==> flow/design.v <==
module Cordic #(parameter MODE = 0, STAGES = 8, WIDTH = 16, PHASE_WIDTH = 19)(
input wire                        in_clk,
input wire                        in_rst,
input wire                        in_enable,
input wire    [WIDTH-1:0]         in_x,
input wire    [WIDTH-1:0]         in_y,
input wire    [PHASE_WIDTH-1:0]   in_phase,
output wire                       out_valid,
output wire   [PHASE_WIDTH-1:0]   out_phase,
output wire   [WIDTH-1:0]         out_x,
output wire   [WIDTH-1:0]         out_y
);
localparam	ROTATIONAL = 0, 
			VECTORING  = 1;
wire signed   [WIDTH:0]         xn [STAGES:0];
wire signed   [WIDTH:0]         yn [STAGES:0];
wire signed   [PHASE_WIDTH-1:0]   zn [STAGES:0];
reg signed  [WIDTH:0]         xn_reg [STAGES:0];
reg signed  [WIDTH:0]         yn_reg [STAGES:0];
reg signed  [PHASE_WIDTH-1:0]   zn_reg [STAGES:0];
reg start;
generate
	if(MODE == ROTATIONAL) begin
reg [WIDTH-1:0] temp_x, temp_y;
reg [PHASE_WIDTH-1:0] temp_z;
always @ (posedge in_clk or negedge in_rst) 
begin
 if(!in_rst) begin
	temp_x <= 'b0;
	temp_y <= 'b0;
	temp_z <= 'b0; 
 end else if (start) begin
	temp_x <= in_x;
	temp_y <= in_y;
	temp_z <= in_phase;
	end
end
wire [PHASE_WIDTH-1:0] half_pi = 19'h19220;
wire [PHASE_WIDTH-1:0] z_limit = 19'h1b333;
reg [WIDTH-1:0] adjusted_x, adjusted_y;
reg [PHASE_WIDTH-1:0] adjusted_z;
always @ (*) 
begin
	if(temp_z[PHASE_WIDTH-1] == 1'b0 && temp_z > z_limit) begin
		adjusted_x = ~temp_y + 'b1;
		adjusted_y = temp_x;
		adjusted_z = temp_z - half_pi;
	end 
	else if(temp_z[PHASE_WIDTH-1] == 1'b1 && (~temp_z+19'b1) > z_limit) begin
		adjusted_x = temp_y;
		adjusted_y = ~temp_x + 'b1;
		adjusted_z = temp_z + half_pi;
	end 
	else begin
		adjusted_x = temp_x;
		adjusted_y = temp_y;
		adjusted_z = temp_z;
	end
end
assign xn[0] = {adjusted_x[WIDTH-1], adjusted_x};
assign yn[0] = {adjusted_y[WIDTH-1], adjusted_y};
assign zn[0] = adjusted_z;
end else if(MODE == VECTORING) begin
assign xn[0] = {in_x[WIDTH-1], in_x};
assign yn[0] = {in_y[WIDTH-1], in_y};
assign zn[0] = 'b0;
end
endgenerate
generate 
genvar i;
	if(MODE == ROTATIONAL) begin
for(i=0; i<STAGES; i=i+1) begin
  assign xn[i+1] = (zn_reg[i][PHASE_WIDTH-1] == 1'b0) ? xn_reg[i]-(yn_reg[i]>>>i)   : xn_reg[i]+(yn_reg[i]>>>i);
  assign yn[i+1] = (zn_reg[i][PHASE_WIDTH-1] == 1'b0) ? yn_reg[i]+(xn_reg[i]>>>i)   : yn_reg[i]-(xn_reg[i]>>>i);
  assign zn[i+1] = (zn_reg[i][PHASE_WIDTH-1] == 1'b0) ? zn_reg[i]-arctangent(i) : zn_reg[i]+arctangent(i);
end
end else if(MODE == VECTORING) begin
for(i=0; i<STAGES; i=i+1) begin
  assign xn[i+1] = (yn_reg[i][WIDTH] == 1'b1) ? xn_reg[i]-(yn_reg[i]>>>i)   : xn_reg[i]+(yn_reg[i]>>>i);
  assign yn[i+1] = (yn_reg[i][WIDTH] == 1'b1) ? yn_reg[i]+(xn_reg[i]>>>i)   : yn_reg[i]-(xn_reg[i]>>>i);
  assign zn[i+1] = (yn_reg[i][WIDTH] == 1'b1) ? zn_reg[i]-arctangent(i) : zn_reg[i]+arctangent(i);
end
end
endgenerate
always @ (posedge in_clk or negedge in_rst)
	if(!in_rst)
		start <= 1'b0;
	else
		start <= in_enable;
reg [STAGES+2:0] valid_reg;	
for(i=0; i<=STAGES; i=i+1) begin
  always @ (posedge in_clk or negedge in_rst)
    if(!in_rst)begin
      xn_reg[i] <= 'b0;
      yn_reg[i] <= 'b0;
      zn_reg[i] <= 'b0;    
    end
    else if(valid_reg[i+1]) begin
      xn_reg[i] <= xn[i];
      yn_reg[i] <= yn[i];
      zn_reg[i] <= zn[i];
    end
end
wire signed [15:0] k = 18'h009B7;
wire signed [31:0] scaled_x = xn_reg[STAGES] * k;
wire signed [31:0] scaled_y = yn_reg[STAGES] * k;
assign out_x = scaled_x[27:12];
assign out_y = scaled_y[27:12];
assign out_phase = zn_reg[STAGES];
always@(posedge in_clk or negedge in_rst)
begin
  if(!in_rst)
    valid_reg <= 'b0;
  else
    valid_reg <= {valid_reg[STAGES+1:0], in_enable};
end
assign out_valid = valid_reg[STAGES+2];
function [18:0] arctangent;
  input [3:0] i;
  begin
    case (i)
    0 : arctangent = 19'b000_1100100100001111;  
    1 : arctangent = 19'b000_0111011010110001;  
    2 : arctangent = 19'b000_0011111010110110;  
    3 : arctangent = 19'b000_0001111111010101;  
    4 : arctangent = 19'b000_0000111111111010;  
    5 : arctangent = 19'b000_0000011111111111;  
    6 : arctangent = 19'b000_0000001111111111;  
    7 : arctangent = 19'b000_0000000111111111;  
    8 : arctangent = 19'b000_0000000011111111;  
    9 : arctangent = 19'b000_0000000001111111;  
    10: arctangent = 19'b000_0000000000111111;  
    11: arctangent = 19'b000_0000000000011111;  
    12: arctangent = 19'b000_0000000000001111;  
    13: arctangent = 19'b000_0000000000000111;  
    14: arctangent = 19'b000_0000000000000011;  
    15: arctangent = 19'b000_0000000000000001;  
    default: arctangent = 19'b000_0000000000000000;  
    endcase
  end
endfunction
endmodule
Wiki page: Cordic / tool data

======== From RTL to reports: Cordic ========
Each step is given for the RTL above and for the edited RTL.
"original" refers to lines of the RTL above, "edited" to lines of the edited file.
"difference" is "edited" less "original", of the values as shown.
Cell names lack the library's common part.
Not given: n/a
set-up
  top module .............................. Cordic
  clock input ............................. in_clk
  library ................................. sky130hd
  corner .................................. tt_025C_1v80

======== Diff ========
Unified diff, file above to edited file.
The edit is scripted: it alters the design's behaviour and was not made to optimise anything.
begin of diff
@@ -38,5 +38,5 @@
 wire [PHASE_WIDTH-1:0] half_pi = 19'h19220;
 wire [PHASE_WIDTH-1:0] z_limit = 19'h1b333;
-reg [WIDTH-1:0] adjusted_x, adjusted_y;
+reg [2*WIDTH-1:0] adjusted_x, adjusted_y;
 reg [PHASE_WIDTH-1:0] adjusted_z;
 always @ (*) 
end of diff

======== After elaboration ========
Source: Yosys, flattened and elaborated. Widths are those after wreduce; folded enables and synchronous resets count as part of the registers. Registers that Yosys merges into a memory's read port (data or address) are not register bits. Print and check cells do not count. Equal cells are merged and count once.
operators by class
  item                              original  edited  difference
  reductions and logical operators  2         2       0
  multiply operators                2         2       0
  add/sub/neg operators             52        52      0
  mux-type cells                    30        30      0
  magnitude comparators             2         2       0
  bitwise logic cells               4         4       0
operators by type and width
  cell                                                      original  edited  difference
  17-bit 2-to-1 mux                                         16        19      +3
  16-bit 2-to-1 mux                                         4         1       -3
  16-bit by 1-bit adder with 16-bit output with constant B  2         0       -2
  16-bit inverter                                           2         0       -2
  16-bit by 16-bit subtractor with 17-bit output            2         0       -2
  17-bit by 1-bit adder with 17-bit output with constant B  0         2       +2
  16-bit inverter with 17-bit output                        0         2       +2
  17-bit subtractor                                         0         2       +2
  16-bit by 16-bit adder with 17-bit output                 1         0       -1
  17-bit adder                                              0         1       +1
Unchanged operator kinds not shown: 39.
word-level totals
  item                         original  edited  difference
  elaborated cells             124       124     0
  input port bits              54        54      0
  flip-flop bits (word level)  538       540     +2

======== Depth ========
Longest topological path by Yosys (ltp), each cell counted once; first at word level (registers and memories cut), then after technology mapping (sequential cells cut; the memories' decode and read muxes count).
depth
  item                          original  edited  difference
  depth after elaboration       6         6       0
  ABC_AREA                      0         0       n/a
  mapped depth                  21        20      -1
  mapped depth without buffers  20        19      -1

======== After synthesis ========
The flow's flattened synthesis, as Yosys stat reports it; memories are mapped. The netlist is that of the ABC_AREA named above (0 if unset); the other value can give another one.
cell types
  cell       original  edited  difference
  nor2_1     363       465     +102
  inv_1      557       646     +89
  nand3_1    97        151     +54
  nor3_1     164       213     +49
  xor2_1     169       121     -48
  a31oi_1    51        97      +46
  mux2_2     305       261     -44
  a21o_1     125       88      -37
  and3_1     55        91      +36
  o41ai_1    9         44      +35
  or3_1      72        46      -26
  o21ai_0    263       284     +21
  nor2b_1    61        40      -21
  a21oi_1    411       391     -20
  xnor2_1    351       371     +20
  o2111ai_1  10        30      +20
  nand2_1    315       297     -18
  o21a_1     54        39      -15
Unchanged cell types not shown: 11.
Not every row of either side is listed.
synthesis totals
  item                original  edited   difference
  mapped area (um^2)  50878.8   51951.1  +1072.3
  buffer cells        202       204      +2
  flip-flops          536       538      +2
  cell count          5567      5851     +284

======== Path before layout ========
OpenSTA on the mapped netlist: ideal clock, no wires. The path of least setup slack (recovery checks aside). Input and output delay are each 20% of the period. Register names are those of the netlist, which keeps one name where synthesis merged equal registers.
timing path post-synthesis
  item                               original               edited                 difference
  path type                          register -> output     register -> output     n/a
  start                              register xn_reg[8][7]  register xn_reg[8][7]  n/a
  end                                output port out_x[15]  output port out_x[15]  n/a
  setup slack (ns)                   1.278                  2.040                  +0.762
  launch time at the first pin (ns)  0.000                  0.000                  0.000
  external output delay (ns)         1.800                  1.800                  0.000
  arrival time (ns)                  5.922                  5.160                  -0.762
  delay of the path (ns)             5.922                  5.160                  -0.762
  clock period (ns)                  9.0                    9.0                    0.0
  stages                             22                     19                     -3
  path buffers                       1                      1                      0
  synthesis period reached (ns)      7.722                  6.96                   -0.762
"delay of the path" is the arrival time less input delay plus setup time.
At an output port there is no setup time.
"stages": output pins that drive a net of the path, with the launching flip-flop's if there is one; two outputs of one cell count as two.
"synthesis period reached" is the clock period less the worst setup slack; recovery checks do not enter. This is arithmetic on one report: input and output delays are still those of the set period (20% each).
Between the ends stands the longest chain of elaborated cells between them, by number of cells; it is not shown to be the way that was timed. Of several equally long chains one is given.
A line is the first line of the expression or statement that the cell stems from. Yosys adds cells for indexed reads and writes and turns some case tables into memories.
on the way, post-synthesis, original
  path through ............................ dfrtp_1 ha_1 inv_1 fa_1 fa_1 inv_1 fa_1 inv_1 fa_1 inv_1 ha_1 a2111oi_2 o21ai_1 o21a_1 a311o_1 o31a_1 and4_1 or4_4 a41o_1 o41ai_2 xor2_1 buf_4
  length of the longest elaborated chain .. 1
RTL lines, path post-synthesis, original
  item                                            RTL line  RTL
  start: declaration                              18        reg signed  [WIDTH:0]         xn_reg [STAGES:0];
  start: assignment                               94        xn_reg[i] <= 'b0;
  start: assignment                               99        xn_reg[i] <= xn[i];
  17-bit by 13-bit multiplier with 28-bit output  105       wire signed [31:0] scaled_x = xn_reg[STAGES] * k;
  end: declaration                                10        output wire   [WIDTH-1:0]         out_x,
Nets of the timed path that keep an RTL name, with a line that drives or declares them; the list need not be complete.
named nets, post-synthesis, original
  signal        RTL line
  scaled_x[27]  105
on the way, post-synthesis, edited
  path through ............................ dfrtp_1 ha_1 inv_1 fa_1 fa_1 inv_1 fa_1 fa_1 ha_1 a2111oi_0 o21ai_0 o21a_1 a211o_1 a31oi_1 o31ai_1 a2111oi_0 o21bai_1 xnor2_1 buf_4
  length of the longest elaborated chain .. 1
RTL lines, path post-synthesis, edited
  item                                            RTL line  RTL
  start: declaration                              18        reg signed  [WIDTH:0]         xn_reg [STAGES:0];
  start: assignment                               94        xn_reg[i] <= 'b0;
  start: assignment                               99        xn_reg[i] <= xn[i];
  17-bit by 13-bit multiplier with 28-bit output  105       wire signed [31:0] scaled_x = xn_reg[STAGES] * k;
  end: declaration                                10        output wire   [WIDTH-1:0]         out_x,
named nets, post-synthesis, edited
  signal        RTL line
  scaled_x[27]  105

======== Timing after layout ========
Path of least setup slack in the final report of the runs of pair A (OpenROAD, finished layout, wires in). Where an end is a register, its clock arrival counts in the times.
timing path post-layout
  item                               original               edited                 difference
  path type                          register -> output     register -> output     n/a
  start                              register xn_reg[8][8]  register xn_reg[8][7]  n/a
  end                                output port out_x[14]  output port out_x[15]  n/a
  launch time at the first pin (ns)  0.61                   0.65                   +0.04
  setup slack (ns)                   0.27                   0.46                   +0.19
  stages                             20                     19                     -1
  arrival time (ns)                  6.93                   6.74                   -0.19
  path buffers                       1                      1                      0
  clock period (ns)                  9.0                    9.0                    0.0
  external output delay (ns)         1.80                   1.80                   0.00
Between the ends stands the longest chain of elaborated cells between them, by number of cells; it is not shown to be the way that was timed. Of several equally long chains one is given.
on the way, post-layout, original
  path through ............................ dfrtp_2 ha_1 inv_1 fa_1 inv_1 fa_1 fa_1 fa_1 ha_1 a2111oi_2 o21ai_1 o21a_1 a311o_1 o31a_1 and4_1 or4_4 a41o_4 o22a_1 xor2_1 dlygate4sd2_1
  length of the longest elaborated chain .. 1
RTL lines, path post-layout, original
  item                                            RTL line  RTL
  start: declaration                              18        reg signed  [WIDTH:0]         xn_reg [STAGES:0];
  start: assignment                               94        xn_reg[i] <= 'b0;
  start: assignment                               99        xn_reg[i] <= xn[i];
  17-bit by 13-bit multiplier with 28-bit output  105       wire signed [31:0] scaled_x = xn_reg[STAGES] * k;
  end: declaration                                10        output wire   [WIDTH-1:0]         out_x,
on the way, post-layout, edited
  path through ............................ dfrtp_1 ha_1 inv_1 fa_1 fa_1 inv_1 fa_1 fa_1 ha_1 a2111oi_0 o21ai_0 o21a_1 a211o_1 a31oi_2 o31ai_1 a2111oi_0 o21bai_1 xnor2_1 clkdlybuf4s50_1
  length of the longest elaborated chain .. 1
RTL lines, path post-layout, edited
  item                                            RTL line  RTL
  start: declaration                              18        reg signed  [WIDTH:0]         xn_reg [STAGES:0];
  start: assignment                               94        xn_reg[i] <= 'b0;
  start: assignment                               99        xn_reg[i] <= xn[i];
  17-bit by 13-bit multiplier with 28-bit output  105       wire signed [31:0] scaled_x = xn_reg[STAGES] * k;
  end: declaration                                10        output wire   [WIDTH-1:0]         out_x,

======== Measured runs ========
Both versions went through the flow (Yosys, OpenROAD) with the same settings in each pair. Constraints: input delay and output delay 20% of the set period each, output load 0.01 pF.
flow settings, pair A
  CORE_UTILIZATION ........................ 40
  period_ns ............................... 9.0
  CAP_MARGIN .............................. 20
  CORE_MARGIN ............................. 2
  SLEW_MARGIN ............................. 20
final reports, pair A
  item                                                      original  edited    difference
  Yosys chip area after synthesis (um^2)                    50878.8   51951.1   +1072.3
  lowest hold slack (ns)                                    0.479     0.491     +0.012
  final setup TNS (ns)                                      0.000     0.000     0.000
  die size (um^2)                                           130065.0  132776.0  +2711.0
  reached clock period (ns)                                 8.727     8.544     -0.183
  utilization (%)                                           44.3      44.1      -0.2
  area of the standard cells in the finished layout (um^2)  55797.3   56968.4   +1171.1
  worst setup slack after layout (ns)                       0.273     0.456     +0.183
flow settings, pair B
  CELL_PAD_IN_SITES_DETAIL_PLACEMENT ...... 0
  CELL_PAD_IN_SITES_GLOBAL_PLACEMENT ...... 0
  CORE_ASPECT_RATIO ....................... 1.63
  CORE_MARGIN ............................. 7
  CORE_UTILIZATION ........................ 36
  GPL_ROUTABILITY_DRIVEN .................. 1
  HOLD_SLACK_MARGIN ....................... 0.17
  PLACE_DENSITY ........................... 0.6
  SETUP_SLACK_MARGIN ...................... -0.06
  SLEW_MARGIN ............................. 0
  period_ns ............................... 10.9
  CAP_MARGIN .............................. 20
final reports, pair B
  item                                                      original  edited    difference
  Yosys chip area after synthesis (um^2)                    50878.8   51951.1   +1072.3
  lowest hold slack (ns)                                    0.482     0.491     +0.009
  final setup TNS (ns)                                      0.000     0.000     0.000
  die size (um^2)                                           152368.0  155459.0  +3091.0
  reached clock period (ns)                                 9.681     9.024     -0.657
  utilization (%)                                           39.8      39.9      +0.1
  area of the standard cells in the finished layout (um^2)  55939.9   57136.0   +1196.1
  worst setup slack after layout (ns)                       1.219     1.876     +0.657
"reached clock period" means the clock period less the worst setup slack. The figure is calculated, with input and output delays left at 20% of the set period.
